==> flow/design.v <==
module TMDS_Encoder (
    input  wire       PixelClk,
    output reg  [9:0] pDataOutRaw,    
    input  wire [7:0] pDataOut,       
    input  wire       pC0,
    input  wire       pC1,
    input  wire       pVde
);
localparam [9:0] kCtlTkn0 = 10'b1101010100;
localparam [9:0] kCtlTkn1 = 10'b0010101011;
localparam [9:0] kCtlTkn2 = 10'b0101010100;
localparam [9:0] kCtlTkn3 = 10'b1010101011;
function [3:0] sum_bits8;
    input [7:0] u;
    integer i;
    begin
        sum_bits8 = 4'd0;
        for (i = 0; i < 8; i = i + 1)
            sum_bits8 = sum_bits8 + {3'b000, u[i]};
    end
endfunction
reg  [7:0] pDataOut_1;
reg  [3:0] n1d_1;
reg        pC0_1, pC1_1, pVde_1;
reg  [8:0] q_m_2;
reg  [3:0] n1q_m_2, n0q_m_2;
reg        pC0_2, pC1_2, pVde_2;
reg  signed [4:0] cnt_t_3;
wire [8:0] q_m_xor_1, q_m_xnor_1, q_m_1;
wire [3:0] n1q_m_1;
always @(posedge PixelClk) begin
    pVde_1     <= pVde;
    n1d_1      <= sum_bits8(pDataOut);
    pDataOut_1 <= pDataOut;
    pC0_1      <= pC0;
    pC1_1      <= pC1;
end
assign q_m_xor_1[0]  = pDataOut_1[0];
assign q_m_xnor_1[0] = pDataOut_1[0];
genvar gi;
generate
    for (gi = 1; gi < 8; gi = gi + 1) begin : encode
        assign q_m_xor_1[gi]  = q_m_xor_1[gi-1] ^ pDataOut_1[gi];
        assign q_m_xnor_1[gi] = ~(q_m_xnor_1[gi-1] ^ pDataOut_1[gi]);
    end
endgenerate
assign q_m_xor_1[8]  = 1'b1;
assign q_m_xnor_1[8] = 1'b0;
assign q_m_1 = (n1d_1 > 4'd4 || (n1d_1 == 4'd4 && pDataOut_1[0] == 1'b0)) ?
               q_m_xnor_1 : q_m_xor_1;
assign n1q_m_1 = sum_bits8(q_m_1[7:0]);
always @(posedge PixelClk) begin
    n1q_m_2 <= n1q_m_1;
    n0q_m_2 <= 4'd8 - n1q_m_1;
    q_m_2   <= q_m_1;
    pC0_2   <= pC0_1;
    pC1_2   <= pC1_1;
    pVde_2  <= pVde_1;
end
wire cond_balanced_2     = (cnt_t_3 == 5'sd0) || (n1q_m_2 == 4'd4);
wire cond_not_balanced_2 = (cnt_t_3 > 5'sd0 && n1q_m_2 > 4'd4) ||
                           (cnt_t_3 < 5'sd0 && n1q_m_2 < 4'd4);
wire [9:0] control_token_2 = (!pC1_2 && !pC0_2) ? kCtlTkn0 :
                             (!pC1_2 &&  pC0_2) ? kCtlTkn1 :
                             ( pC1_2 && !pC0_2) ? kCtlTkn2 :
                                                  kCtlTkn3;
wire [9:0] q_out_2 =
    !pVde_2                            ? control_token_2 :
    (cond_balanced_2 && !q_m_2[8])     ? {~q_m_2[8], q_m_2[8], ~q_m_2[7:0]} :
    (cond_balanced_2 &&  q_m_2[8])     ? {~q_m_2[8], q_m_2[8],  q_m_2[7:0]} :
    cond_not_balanced_2                ? {1'b1,      q_m_2[8], ~q_m_2[7:0]} :
                                         {1'b0,      q_m_2[8],  q_m_2[7:0]};
wire signed [4:0] dc_bias_2 = $signed({1'b0, n0q_m_2}) - $signed({1'b0, n1q_m_2});
wire signed [4:0] cnt_t_2 =
    !pVde_2                        ? 5'sd0 :
    (cond_balanced_2 && !q_m_2[8]) ? cnt_t_3 + dc_bias_2 :
    (cond_balanced_2 &&  q_m_2[8]) ? cnt_t_3 - dc_bias_2 :
    cond_not_balanced_2            ? cnt_t_3 + $signed({3'b000,  q_m_2[8], 1'b0}) + dc_bias_2 :
                                     cnt_t_3 - $signed({3'b000, ~q_m_2[8], 1'b0}) - dc_bias_2;
always @(posedge PixelClk) begin
    cnt_t_3     <= cnt_t_2;
    pDataOutRaw <= q_out_2;    
end
endmodule
module rgb2dvi (
    input  wire        PixelClk,
    input  wire [23:0] vid_pData,
    input  wire        vid_pVDE,
    input  wire        vid_pHSync,
    input  wire        vid_pVSync,
    output wire [9:0]  pDataOutRaw0,    
    output wire [9:0]  pDataOutRaw1,    
    output wire [9:0]  pDataOutRaw2     
);
TMDS_Encoder DataEncoder0 (
    .PixelClk(PixelClk), .pDataOutRaw(pDataOutRaw0),
    .pDataOut(vid_pData[15:8]), .pC0(vid_pHSync), .pC1(vid_pVSync), .pVde(vid_pVDE));
TMDS_Encoder DataEncoder1 (
    .PixelClk(PixelClk), .pDataOutRaw(pDataOutRaw1),
    .pDataOut(vid_pData[7:0]), .pC0(1'b0), .pC1(1'b0), .pVde(vid_pVDE));
TMDS_Encoder DataEncoder2 (
    .PixelClk(PixelClk), .pDataOutRaw(pDataOutRaw2),
    .pDataOut(vid_pData[23:16]), .pC0(1'b0), .pC1(1'b0), .pVde(vid_pVDE));
endmodule
**From RTL to reports: rgb2dvi**

What the tools print for rgb2dvi, step after step.
Lines are those of the file above, counted from 1.
Cell names lack the library's common part.
The mark -- stands for no value.

- Top: rgb2dvi
- Clock port: PixelClk
- Library: sky130hd
- Corner: tt_025C_1v80

**After elaboration**

Source: Yosys, flattened and elaborated, memories not mapped. Widths are those after wreduce; folded enables and synchronous resets count as part of the registers. Registers that Yosys merges into a memory's read port (data or address) are not register bits. Print and check cells do not count. Equal cells are merged and count once.

- Register bits: 138
- Output and inout bits: 30
- Cells after elaboration: 243

- Add/sub/neg operators: 66
- Magnitude comparators: 15
- Eq/ne operators: 6
- Multiplexer cells: 25
- Bitwise gates (word level): 69
- Reductions and logical operators: 35

Operator list:

| cell | count |
|---|---|
| 4-bit by 1-bit adder with 4-bit output | 36 |
| 10-bit 2-to-1 mux | 13 |
| 5-bit 2-to-1 mux | 9 |
| 1-bit XOR | 39 |
| 5-bit adder | 6 |
| 5-bit subtractor | 6 |
| 1-bit NOT | 27 |
| 9-bit 2-to-1 mux | 3 |
| 4-bit by 3-bit > comparator with 1-bit output (second input constant) | 6 |
| 4-bit by 3-bit equality test with 1-bit output (second input constant) | 6 |
| 8-bit NOT | 3 |
| 1-bit logical AND | 18 |
| 4-bit by 4-bit subtractor with 5-bit output | 3 |
| 5-bit by 1-bit > comparator with 1-bit output (second input constant) | 3 |
| 5-bit by 1-bit < comparator with 1-bit output (second input constant) | 3 |
| 5-bit by 3-bit adder with 5-bit output | 3 |
| 5-bit by 3-bit subtractor with 5-bit output | 3 |
| 5-bit logical NOT | 3 |
| 1-bit by 1-bit adder with 2-bit output | 6 |
| 4-bit by 3-bit < comparator with 1-bit output (second input constant) | 3 |
| 4-bit subtractor (first input constant) | 3 |
| 1-bit logical OR | 9 |
| 1-bit logical NOT | 5 |

**Logic depth**

Depth = most cells in a row (Yosys ltp): at word level without a register or memory, in the mapped netlist without a sequential cell, where the memories' decode and read muxes count.

- Word-level depth: 23
- ABC_AREA: 0
- Depth in mapped cells: 14
- Gate-level depth less buffers: 14

**After synthesis**

The flow's flattened synthesis, as Yosys stat reports it; memories are mapped. The netlist is that of the ABC_AREA named above (0 if unset); the other value can give another one.
The area totals of this step are shown rounded.

- Mapped cells: 722
- Chip area (Yosys): 7,348 um^2
- Sequential area: 2,703 um^2
- Flip-flops: 135

Cells by type:

| type | count | total area (um^2) |
|---|---|---|
| dfxtp_1 | 135 | 2.7E+03 |
| ha_1 | 87 | 1.09E+03 |
| fa_1 | 36 | 720.691 |
| inv_1 | 123 | 461.693 |
| xnor2_1 | 47 | 411.645 |
| xor2_1 | 41 | 359.094 |
| nor2_1 | 39 | 146.39 |
| a21oi_1 | 24 | 120.115 |
| nand2_1 | 32 | 120.115 |
| o21ai_0 | 21 | 105.101 |
| xnor2_2 | 5 | 81.328 |
| nor2b_1 | 12 | 75.072 |
| xor2_2 | 4 | 65.062 |
| nor3_1 | 12 | 60.058 |
| o21a_1 | 8 | 60.058 |
| xnor2_4 | 2 | 55.053 |
| a21o_1 | 7 | 52.55 |
| mux2i_1 | 5 | 50.048 |

Not listed: further types 41, cells in them 82.
The figures by module come from a second, unflattened synthesis with its own total; it is not the netlist above.

- Cells (unflattened synthesis): 745
- Area (unflattened synthesis): 7,770 um^2

Rows give one instance, submodules left out.

By module:

| module | times used | cells | area (um^2) | seq. area (um^2) |
|---|---|---|---|---|
| TMDS_Encoder | 3 | 248 | 2,589 | 980.9 |
| rgb2dvi | 1 | 1 | 3.8 | 0.0 |

**Timing after synthesis**

Source: OpenSTA report_checks on the synthesized netlist (no wires, ideal clock, input and output delay 20% of the period each), path of least setup slack; recovery checks are left aside. Register names are those of the netlist, which keeps one name where synthesis merged equal registers.

- Path kind: flip-flop to flip-flop
- From: reg DataEncoder1.pDataOut_1[0]
- To: reg DataEncoder1.n0q_m_2[3]
- Period: 4.0 ns
- Library setup time: 0.072 ns
- Time at the first pin: 0.000 ns
- Arrival time: 3.730 ns
- Required time: 3.928 ns
- Setup slack: 0.199 ns
- Delay of the path: 3.802 ns
- Driving pins on the path: 13
- Path buffers: 0
- Synthesis period reached: 3.801 ns

"delay of the path" is the arrival time less input delay plus setup time.
"driving pins on the path": output pins that drive a net of the path, with the launching flip-flop's if there is one; two outputs of one cell count as two.
"synthesis period reached" is the clock period less the worst setup slack; recovery checks do not enter. This is arithmetic on one report: input and output delays are still those of the set period (20% each).

- Cell sequence: dfxtp_1 nand2_1 a21oi_1 xnor2_1 ha_1 fa_1 inv_1 fa_1 fa_1 fa_1 inv_1 nor3_1 xor2_1
- Elaborated cells between the ends (all ways): 32

RTL lines, path after synthesis:

| what | line | source |
|---|---|---|
| start, declared | 22 | `reg  [7:0] pDataOut_1;` |
| start, assigned | 34 | `pDataOut_1 <= pDataOut;` |
| end, assigned | 54 | `n0q_m_2 <= 4'd8 - n1q_m_1;` |
| end, declared | 26 | `reg  [3:0] n1q_m_2, n0q_m_2;` |

No chain of elaborated cells between the ends is given.

**Path in the finished layout**

Path of least setup slack in the final report of stored run 1 (OpenROAD, finished layout, wires in). Where an end is a register, its clock arrival counts in the times.

- Path kind: flip-flop to flip-flop
- From: reg DataEncoder0.pDataOut_1[0]
- To: reg DataEncoder0.n0q_m_2[3]
- Period: 3.8 ns
- Library setup time: 0.07 ns
- Time at the first pin: 0.43 ns
- Arrival time: 3.96 ns
- Required time: 4.16 ns
- Setup slack: 0.20 ns
- Driving pins on the path: 13
- Path buffers: 0

- Cell sequence: dfxtp_2 xor2_2 xor2_2 xnor2_2 xnor2_1 fa_1 inv_1 fa_1 fa_2 fa_1 inv_1 nor3_2 xor2_1
- Elaborated cells between the ends (all ways): 32

RTL lines, path post-layout:

| what | line | source |
|---|---|---|
| start, declared | 22 | `reg  [7:0] pDataOut_1;` |
| start, assigned | 34 | `pDataOut_1 <= pDataOut;` |
| end, assigned | 54 | `n0q_m_2 <= 4'd8 - n1q_m_1;` |
| end, declared | 26 | `reg  [3:0] n1q_m_2, n0q_m_2;` |

No chain of elaborated cells between the ends is given.

Subject: rgb2dvi on sky130hd, stored results

Hello all,

rgb2dvi through Yosys and OpenROAD on sky130hd: 2 stored runs, unordered, with their settings and measured results. The constraints put input and output delay at 20% of the set period each and load the outputs with 0.01 pF.
"clock period reached": clock period set for the run, less the worst setup slack. It is reckoned from that one timing run; input and output delays stay at 20% of the period that was set.
"allowed time less slack (worst setup path)" = time allowed to the worst setup path (clock period - input delay - output delay, where it has them) - its slack; a late launch clock adds to it, a late capture clock takes from it.
The measured numbers are rounded.

### Stored run 1

Settings: `CORE_UTILIZATION=15`, `period_ns=3.8`, `CAP_MARGIN=20`, `CORE_MARGIN=2`, `SLEW_MARGIN=20`

- Final setup TNS: 0.000 ns
- Allowed time less slack (worst setup path): 3.60 ns
- Worst path kind: flip-flop to flip-flop
- Worst hold slack after layout: 0.329 ns
- Chip area in the Yosys report: 7,348 um^2
- Standard-cell area after routing: 9,455 um^2
- Utilization after routing: 0.194
- Setup slack of the worst path: 0.200 ns
- Clock period reached: 3.600 ns
- Full die area: 50,780 um^2

### Stored run 2

Settings: `CORE_ASPECT_RATIO=1.42`, `CORE_MARGIN=6`, `CORE_UTILIZATION=16`, `GPL_TIMING_DRIVEN=0`, `MAX_ROUTING_LAYER=met4`, `MIN_ROUTING_LAYER=met2`, `period_ns=4.0`, `CAP_MARGIN=20`, `SLEW_MARGIN=20`

- Final setup TNS: 0.000 ns
- Allowed time less slack (worst setup path): 3.79 ns
- Worst path kind: flip-flop to flip-flop
- Worst hold slack after layout: 0.331 ns
- Chip area in the Yosys report: 7,348 um^2
- Standard-cell area after routing: 9,378 um^2
- Utilization after routing: 0.207
- Setup slack of the worst path: 0.212 ns
- Clock period reached: 3.788 ns
- Full die area: 51,290 um^2

Thanks
